==> flow/design.v <==
module s_box (
    input [3:0] i_sb, output [3:0] o_sb
);
    assign o_sb[0] = (!i_sb[3]&!i_sb[2]&i_sb[1]) | (!i_sb[2]&i_sb[1]&i_sb[0]) 
    | (!i_sb[3]&i_sb[2]&!i_sb[1]) | (i_sb[2]&!i_sb[1]&i_sb[0]) | 
    (i_sb[3]&!i_sb[2]&!i_sb[1]&!i_sb[0]) | (i_sb[3]&i_sb[2]&i_sb[1]&!i_sb[0]);
    assign o_sb[1] = (!i_sb[3]&!i_sb[2]&!i_sb[0]) | (!i_sb[3]&!i_sb[1]&!i_sb[0]) | (i_sb[2]&i_sb[1]&i_sb[0]) 
| (i_sb[3]&!i_sb[2]&i_sb[0]) | (i_sb[3]&i_sb[2]&i_sb[1]);
    assign o_sb[2] = (!i_sb[3]&!i_sb[2]&!i_sb[1]) | (!i_sb[2]&!i_sb[1]&!i_sb[0]) | (!i_sb[3]&i_sb[2]&!i_sb[0]) 
| (i_sb[3]&i_sb[1]&i_sb[0]) | (i_sb[3]&i_sb[2]&i_sb[0]);
    assign o_sb[3] = (!i_sb[3]&!i_sb[2]&!i_sb[0]) | (!i_sb[3]&i_sb[1]&!i_sb[0]) | (!i_sb[3]&i_sb[2]&i_sb[0]) 
| (i_sb[3]&!i_sb[1]&!i_sb[0]) | (i_sb[3]&!i_sb[2]&i_sb[1]&i_sb[0]);
endmodule
module block_shuffle (
    input [15:0] i_bs, output [15:0] o_bs
);
    assign o_bs = {i_bs[7:4], i_bs[3:0], i_bs[15:12], i_bs[11:8]};
endmodule
module round_permutation #(
    parameter [5:0] shift = 5'b0000,
    parameter [7:0] data_length = 8'd16
)(
    input [data_length - 1:0] i_rp,  output [data_length - 1:0] o_rp
); 
assign o_rp = (i_rp << shift) | (i_rp >> (data_length - shift));
endmodule
module key_scheduler (
    input clk, rst, input [4:0] round_counter, input [79:0] i_ks_oldkey, output [79:0] o_ks_newkey 
);
    wire [79:0] level_shift;
    wire [79:0] level_sbox;
    wire [4:0] xor_rc;
    round_permutation #(.shift(13), .data_length(80)) rp (.i_rp(i_ks_oldkey), .o_rp(level_shift));
    s_box sb(.i_sb(level_shift[3:0]), .o_sb(level_sbox[3:0]));
    assign level_sbox[79:4] = level_shift[79:4];
    assign xor_rc = level_sbox[63:59]^(round_counter -1);
    assign o_ks_newkey = {level_sbox[79:64], xor_rc, level_sbox[58:0]};
endmodule
module dec_s_box (
    input [3:0] i_sb, output reg [3:0] o_sb 
);
    always @(*) begin
        case(i_sb)
        4'h0: o_sb = 4'hA;
        4'h1: o_sb = 4'h3;
        4'h2: o_sb = 4'h9;
        4'h3: o_sb = 4'hE;
        4'h4: o_sb = 4'h1;
        4'h5: o_sb = 4'hD;
        4'h6: o_sb = 4'hF;
        4'h7: o_sb = 4'h4;
        4'h8: o_sb = 4'hC;
        4'h9: o_sb = 4'h5;
        4'hA: o_sb = 4'h7;
        4'hB: o_sb = 4'h2;
        4'hC: o_sb = 4'h6;
        4'hD: o_sb = 4'h8;
        4'hE: o_sb = 4'h0;
        4'hF: o_sb = 4'hB;
        endcase
    end
endmodule
module dec_block_shuffle (
    input [15:0] i_bs, output [15:0] o_bs
);
    block_shuffle bs (i_bs, o_bs);
endmodule
module dec_round_permutation #(
    parameter [5:0] shift = 5'b0000,
    parameter [7:0] data_length = 8'd16
)(
    input [data_length - 1:0] i_rp,  output [data_length - 1:0] o_rp
); 
    assign o_rp = (i_rp >> shift) | (i_rp << (data_length - shift));
endmodule
module dec_XOR_layer (
    input [63:0] i_xor, output [63:0] o_xor
);
    assign o_xor = {(i_xor[63:48]^i_xor[47:32]), (i_xor[47:32]^i_xor[31:16]^i_xor[15:0]),(i_xor[63:48]^i_xor[47:32]^i_xor[31:16]), (i_xor[31:16]^i_xor[15:0])};
endmodule
module dec_permutation_layer (
    input [63:0] i_pl, output [63:0] o_pl
);
    wire [63:0] rp2bs;
    wire [63:0] xor2rp;
    dec_XOR_layer xl(.i_xor(i_pl), .o_xor(xor2rp));
            dec_round_permutation #(.shift(1), .data_length(16)) rp0(.i_rp(xor2rp[(16*0 + 15):16*0]), .o_rp(rp2bs[15:0]));
            dec_round_permutation #(.shift(4), .data_length(16)) rp1(.i_rp(xor2rp[(16*1 + 15):16*1]), .o_rp(rp2bs[(16 + 15):16*1]));
            dec_round_permutation #(.shift(7), .data_length(16)) rp2(.i_rp(xor2rp[(16*2 + 15):16*2]), .o_rp(rp2bs[(16*2 + 15):16*2]));
            dec_round_permutation #(.shift(9), .data_length(16)) rp3(.i_rp(xor2rp[(16*3 + 15):16*3]), .o_rp(rp2bs[(16*3 + 15):16*3]));
    genvar i;
    generate
        for (i = 0; i < 4; i = i +1 ) begin
            dec_block_shuffle bs(.i_bs(rp2bs[(16*i + 15):16*i]), .o_bs(o_pl[(16*i + 15):16*i]));
        end
    endgenerate
endmodule
module dec_add_round_key (
    input [63:0] i_ark_cipher, input [63:0] i_ark_key,
    output [63:0] o_ark_msg
);
    wire [63:0] sb2xor;
    wire [63:0] pl2sb;
    dec_permutation_layer pl(.i_pl(i_ark_cipher), .o_pl(pl2sb));
    genvar j;
    generate    
    for(j=0; j < 16; j = j + 1) begin
            dec_s_box sb(.i_sb(pl2sb[(4*j + 3):4*j]), .o_sb(sb2xor[(4*j + 3):4*j]));
        end
    endgenerate
    assign o_ark_msg = i_ark_key ^ sb2xor;
endmodule
module dec_key_scheduler (
    input clk, rst, input [4:0] round_counter, input [79:0] i_ks_oldkey, output [79:0] o_ks_newkey 
);
    wire [79:0] level_shift;
    wire [79:0] level_sbox;
    wire [4:0] xor_rc;
    assign {level_sbox[79:64], xor_rc, level_sbox[58:0]} = i_ks_oldkey;
    assign level_sbox[63:59] = xor_rc ^(round_counter -1);
    assign level_shift[79:4] = level_sbox[79:4];
    dec_s_box sb(.i_sb(level_sbox[3:0]), .o_sb(level_shift[3:0]));
    dec_round_permutation #(.shift(13), .data_length(80)) rp (.i_rp(level_shift), .o_rp(o_ks_newkey));
endmodule
module boron_dec (
    input  clk, rst, start, input [63:0] plain_text, input [79:0] master_key,
    output reg done, output reg [63:0] cipher_text
);
    parameter IDLE = 3'b000, KEYGEN = 3'b011, ROUND = 3'b001;
    reg [2:0] reg_sm_main;
    reg [4:0] reg_round_counter;
    reg [63:0] reg_plaintext;
    wire [63:0] reg_nextplaintext;
    reg [79:0] reg_key;
    wire [79:0] reg_nextkey, dec_reg_nextkey;
    key_scheduler ks(.clk(clk), .rst(rst), .round_counter(reg_round_counter), .i_ks_oldkey(reg_key), .o_ks_newkey(reg_nextkey));
    dec_key_scheduler dks(.clk(clk), .rst(rst), .round_counter(reg_round_counter), .i_ks_oldkey(reg_key), .o_ks_newkey(dec_reg_nextkey));
    dec_add_round_key ark(.i_ark_cipher(reg_plaintext), .i_ark_key(dec_reg_nextkey[63:0]), .o_ark_msg(reg_nextplaintext));
    always @(posedge clk ) begin
        if(!rst) begin
            reg_sm_main <= IDLE;
            done <= 1'b0;
        end
        else begin
            done <= 1'b0;
            case (reg_sm_main)
                IDLE:  
                    if(start) begin
                        reg_plaintext <= plain_text;
                        reg_key <= master_key;
                        reg_sm_main <= KEYGEN;
                        reg_round_counter <= 5'd1;
                    end
                    else
                        reg_sm_main <= IDLE;
                KEYGEN:
                    if(reg_round_counter < 25) begin
                        reg_key <= reg_nextkey;
                        reg_round_counter <= reg_round_counter + 1;
                        reg_sm_main <= KEYGEN;
                    end else begin
                        reg_sm_main <= ROUND;
                        reg_plaintext <= (reg_nextkey[63:0] ^ reg_plaintext);
                        reg_key <= reg_nextkey;
                    end
                ROUND:
                    if(reg_round_counter > 1) begin
                        reg_plaintext <= reg_nextplaintext;
                        reg_key <= dec_reg_nextkey;
                        reg_round_counter <= reg_round_counter - 1;
                        reg_sm_main <= ROUND;
                    end
                    else begin
                        cipher_text <= reg_nextplaintext;
                        done <= 1'b1;
                        reg_sm_main <= IDLE;
                    end
                default:
                    reg_sm_main <= IDLE;
            endcase
        end
    end
endmodule
* From RTL to reports: boron_dec
What the tools print for boron_dec, step after step.
Lines are those of the file above, counted from 1.
Operators: Yosys type, input widths -> output width; for muxes data width and select width s.
Library cell names are shortened.
Not given: --
- Top :: boron_dec
- Clock :: clk
- Library :: sky130hd
- Timing corner :: tt_025C_1v80

* Word level
Source: Yosys, flattened and elaborated, memories not mapped. Widths are those after wreduce. Print and check cells do not count. Equal cells are merged and count once.
Memory sizes are those after Yosys's memory passes, which may raise the word count (mostly to a power of two), join words into wider ones and drop unused or constant bits.
- Add/sub/neg operators :: 2
- Magnitude comparators :: 2
- Equality and inequality tests :: 6
- Multiplexer cells :: 17
- Bitwise logic cells :: 67
- Reduce/logical cells :: 11
** Operator list (count)
- $pmux 80 s3 :: 1
- $pmux 64 s3 :: 1
- $mux 64 :: 3
- $mux 80 :: 2
- $xor 64x64->64 :: 2
- $xor 16x16->16 :: 5
- $or 67x80->80 :: 1
- $or 80x13->80 :: 1
- $and 1x1->1 :: 34
- $or 1x1->1 :: 17
- $or 12x16->16 :: 1
- $or 15x16->16 :: 1
- $or 7x16->16 :: 1
- $or 9x16->16 :: 1
- $pmux 5 s3 :: 1
- $mux 5 :: 3
- $xor 5x5->5 :: 2
- $reduce_and 5->1 :: 2
- $pmux 3 s3 :: 1
- $ne 2x2->1 const B :: 4
- $add 5x1->5 const B :: 1
- $sub 5x1->5 const B :: 1
- $gt 5x1->1 const B :: 1
- $lt 5x5->1 const B :: 1
- $logic_not 1->1 :: 4
- $reduce_and 4->1 :: 1
- $mux 4 :: 1
- $mux 2 :: 2
Not listed: further kinds 8, cells in them 9.
- Flip-flop bits (word level) :: 217
- Memory bits (read-only) :: 1088
- Word width x clocked read ports :: 4
- Memory cells :: 17
- Input port bits :: 147
- Output and inout port bits :: 65
- Elaborated cells :: 128
** Memories
- (no name shown) :: depth 16, bits a word 4, read ports 1, wr ports 0, line 43 : case(i_sb)
- (no name shown) :: depth 16, bits a word 4, read ports 1, wr ports 0, line 43
- (no name shown) :: depth 16, bits a word 4, read ports 1, wr ports 0, line 43
- (no name shown) :: depth 16, bits a word 4, read ports 1, wr ports 0, line 43
- (no name shown) :: depth 16, bits a word 4, read ports 1, wr ports 0, line 43
- (no name shown) :: depth 16, bits a word 4, read ports 1, wr ports 0, line 43
Further memories, not shown: 11.

* Longest topological paths
Depth = most cells in a row (Yosys ltp): at word level without a register or memory, in the mapped netlist without a sequential cell, where the memories' decode and read muxes count.
- Depth after elaboration :: 12
- ABC_AREA :: 0
- Depth in mapped cells :: 13
- Mapped depth without buffers :: 13

* Netlist
The flow's flattened synthesis, as Yosys stat reports it; memories are mapped. The netlist is that of the ABC_AREA named above (0 if unset); the other value can give another one.
The area totals of this step are shown rounded.
- Standard cells after synthesis :: 1266
- Mapped area :: 15000 um^2
- Sequential part of the area :: 6600 um^2
- Flip-flops :: 221
- Buffers :: 58
** Cell types
- edfxtp_1 :: count 213, total area 6.4E+03 um^2
- ha_1 :: count 122, total area 1.53E+03 um^2
- xnor2_1 :: count 138, total area 1.21E+03 um^2
- mux4_2 :: count 40, total area 900.864 um^2
- nand2_1 :: count 176, total area 660.634 um^2
- a22oi_1 :: count 86, total area 645.619 um^2
- a221o_1 :: count 57, total area 570.547 um^2
- xor2_1 :: count 43, total area 376.611 um^2
- inv_1 :: count 99, total area 371.606 um^2
- nor2_1 :: count 76, total area 285.274 um^2
- xnor2_2 :: count 15, total area 243.984 um^2
- clkbuf_1 :: count 48, total area 180.173 um^2
- mux2i_1 :: count 18, total area 180.173 um^2
- dfxtp_1 :: count 8, total area 160.154 um^2
- o21ai_0 :: count 24, total area 120.115 um^2
- a211oi_1 :: count 14, total area 105.101 um^2
- a21oi_1 :: count 17, total area 85.082 um^2
- mux4_1 :: count 3, total area 78.826 um^2
Not listed: further types 34, cells in them 69.
The figures by module come from a second, unflattened synthesis with its own total; it is not the netlist above.
- Cell total of the unflattened synthesis :: 1563
- Area (unflattened synthesis) :: 17000 um^2
Each row is one instance without its submodules.
** Modules
- boron_dec :: instances 1, cells 744, area 9600 um^2, seq. area 6500 um^2
- dec_s_box :: instances 17, cells 21, area 220 um^2, seq. area 0.0 um^2
- dec_XOR_layer :: instances 1, cells 64, area 1000 um^2, seq. area 0.0 um^2
- dec_round_permutation :: instances 1, cells 80, area 600 um^2, seq. area 0.0 um^2
- round_permutation :: instances 1, cells 80, area 600 um^2, seq. area 0.0 um^2
- dec_add_round_key :: instances 1, cells 64, area 560 um^2, seq. area 0.0 um^2
- block_shuffle :: instances 4, cells 16, area 120 um^2, seq. area 0.0 um^2
- s_box :: instances 1, cells 20, area 120 um^2, seq. area 0.0 um^2
- dec_round_permutation :: instances 1, cells 16, area 120 um^2, seq. area 0.0 um^2
- dec_round_permutation :: instances 1, cells 16, area 120 um^2, seq. area 0.0 um^2
- dec_round_permutation :: instances 1, cells 16, area 120 um^2, seq. area 0.0 um^2
- dec_round_permutation :: instances 1, cells 16, area 120 um^2, seq. area 0.0 um^2
- dec_key_scheduler :: instances 1, cells 13, area 110 um^2, seq. area 0.0 um^2
- key_scheduler :: instances 1, cells 13, area 110 um^2, seq. area 0.0 um^2
Modules not listed: 2.

* Timing after synthesis
Source: OpenSTA report_checks on the synthesized netlist (no wires, ideal clock, input and output delay 20% of the period each), path of least setup slack; recovery checks are left aside. Register names are those of the netlist, which keeps one name where synthesis merged equal registers.
- Kind :: input -> register
- From :: input port rst
- To :: register cipher_text[0]
- Clock period :: 5.0 ns
- External input delay :: 1.000 ns
- Setup time :: 0.565 ns
- Time at the first pin :: 1.000 ns
- Arrival time :: 5.455 ns
- Data required time :: 4.435 ns
- Slack :: -1.021 ns
- Delay of the path :: 5.020 ns
- Driving pins on the path :: 2
- Path buffers :: 0
- Synthesis period reached :: 6.021 ns
"delay of the path" = arrival - input delay + setup time.
"driving pins on the path" counts driving pins, that of a launching flip-flop among them; a cell with two outputs on the path counts twice.
"synthesis period reached" = period - worst setup slack (recovery checks aside). The figure is calculated, with input and output delays left at 20% of the set period.
The rows between start and end are the longest chain of elaborated cells between them; the timing report does not say that the signal goes this way. Where chains are equally long, one stands for them.
A line is the first line of the expression or statement that the cell stems from. Yosys adds cells for indexed reads and writes and turns some case tables into memories.
- Cells stage by stage :: inv_1 nor3_1
- Cells in the longest elaborated chain :: 1
- Elaborated cells on any way between the ends :: 1
- Source lines of those cells :: 0
- Classes of those cells :: reduce/logical: 1
** Ends and longest elaborated chain, post-synthesis
- from (decl) :: line 126 : input  clk, rst, start, input [63:0] plain_text, input [79:0] master_key,
- $reduce_and 3->1
- to (assign) :: line 174 : cipher_text <= reg_nextplaintext;
- to (decl) :: line 127 : output reg done, output reg [63:0] cipher_text

* Worst path after layout
From the final timing report of flow run 1: the path of least setup slack in the routed layout; clock arrival at registers is part of the times.
- Kind :: register -> register
- From :: register reg_round_counter[0]
- To :: register (no name shown)
- Clock period :: 3.77 ns
- Setup time :: 0.06 ns
- Time at the first pin :: 0.53 ns
- Arrival time :: 3.63 ns
- Data required time :: 4.24 ns
- Slack :: 0.61 ns
- Driving pins on the path :: 12
- Path buffers :: 0
The rows between start and end are the longest chain of elaborated cells between them; the timing report does not say that the signal goes this way. Where chains are equally long, one stands for them.
At most two assigning lines are given for a register; there are more.
- Cells stage by stage :: edfxtp_1 ha_1 o21bai_1 a311o_1 or2_4 clkinv_2 mux2_2 inv_1 ha_1 and2_1 o211ai_1 o311a_1
- Cells in the longest elaborated chain :: 4
- Elaborated cells on any way between the ends :: 6
- Source lines of those cells :: 2
- Classes of those cells :: compare: 1; eq/ne: 1; mux: 3; reduce/logical: 1
** Ends and longest elaborated chain, after layout
- from (decl) :: line 131 : reg [4:0] reg_round_counter;
- from (assign) :: line 159 : reg_round_counter <= reg_round_counter + 1;
- from (assign) :: line 170 : reg_round_counter <= reg_round_counter - 1;
- $gt 5x1->1 :: line 167 : if(reg_round_counter > 1) begin
- $mux 80 :: line 167
- $pmux 80 s3 :: line 146 : case (reg_sm_main)
- $mux 4

Lab notebook: boron_dec

Record of 2 stored runs of the RTL-to-layout flow on boron_dec, platform sky130hd. The runs are unordered. Constraints: input delay and output delay 20% of the set period each, output load 0.01 pF.
"achieved clock period": clock period set for the run, less the worst setup slack. It is reckoned from that one timing run; input and output delays stay at 20% of the period that was set.
"time used up by the worst setup path" is the time allowed to the run's worst setup path (the clock period less input and output delay, where it has them) less its slack. Clock arrival times count: a late capture clock shortens it, a late launch clock lengthens it.
"power consumption" is the tool's figure for a default switching activity; nothing was simulated.
Measured values are rounded.

** Flow run 1
- Settings :: CORE_UTILIZATION=40; period_ns=3.77; CAP_MARGIN=20; CORE_MARGIN=2; SLEW_MARGIN=20
- Synthesis area :: 15,000 um^2
- Power consumption :: 0.0083 W
- Worst-case hold slack :: 0.51 ns
- Die footprint :: 38,000 um^2
- Worst setup slack after layout :: 0.61 ns
- Std-cell area (final layout) :: 18,000 um^2
- Time used up by the worst setup path :: 3.16 ns
- Critical path type :: register -> register
- Achieved clock period :: 3.157 ns

** Flow run 2
- Settings :: CORE_UTILIZATION=40; period_ns=3.36; CAP_MARGIN=20; CORE_MARGIN=2; SLEW_MARGIN=20
- Synthesis area :: 15,000 um^2
- Power consumption :: 0.0092 W
- Worst-case hold slack :: 0.53 ns
- Die footprint :: 38,000 um^2
- Worst setup slack after layout :: 0.30 ns
- Std-cell area (final layout) :: 18,000 um^2
- Time used up by the worst setup path :: 3.06 ns
- Critical path type :: register -> register
- Achieved clock period :: 3.058 ns
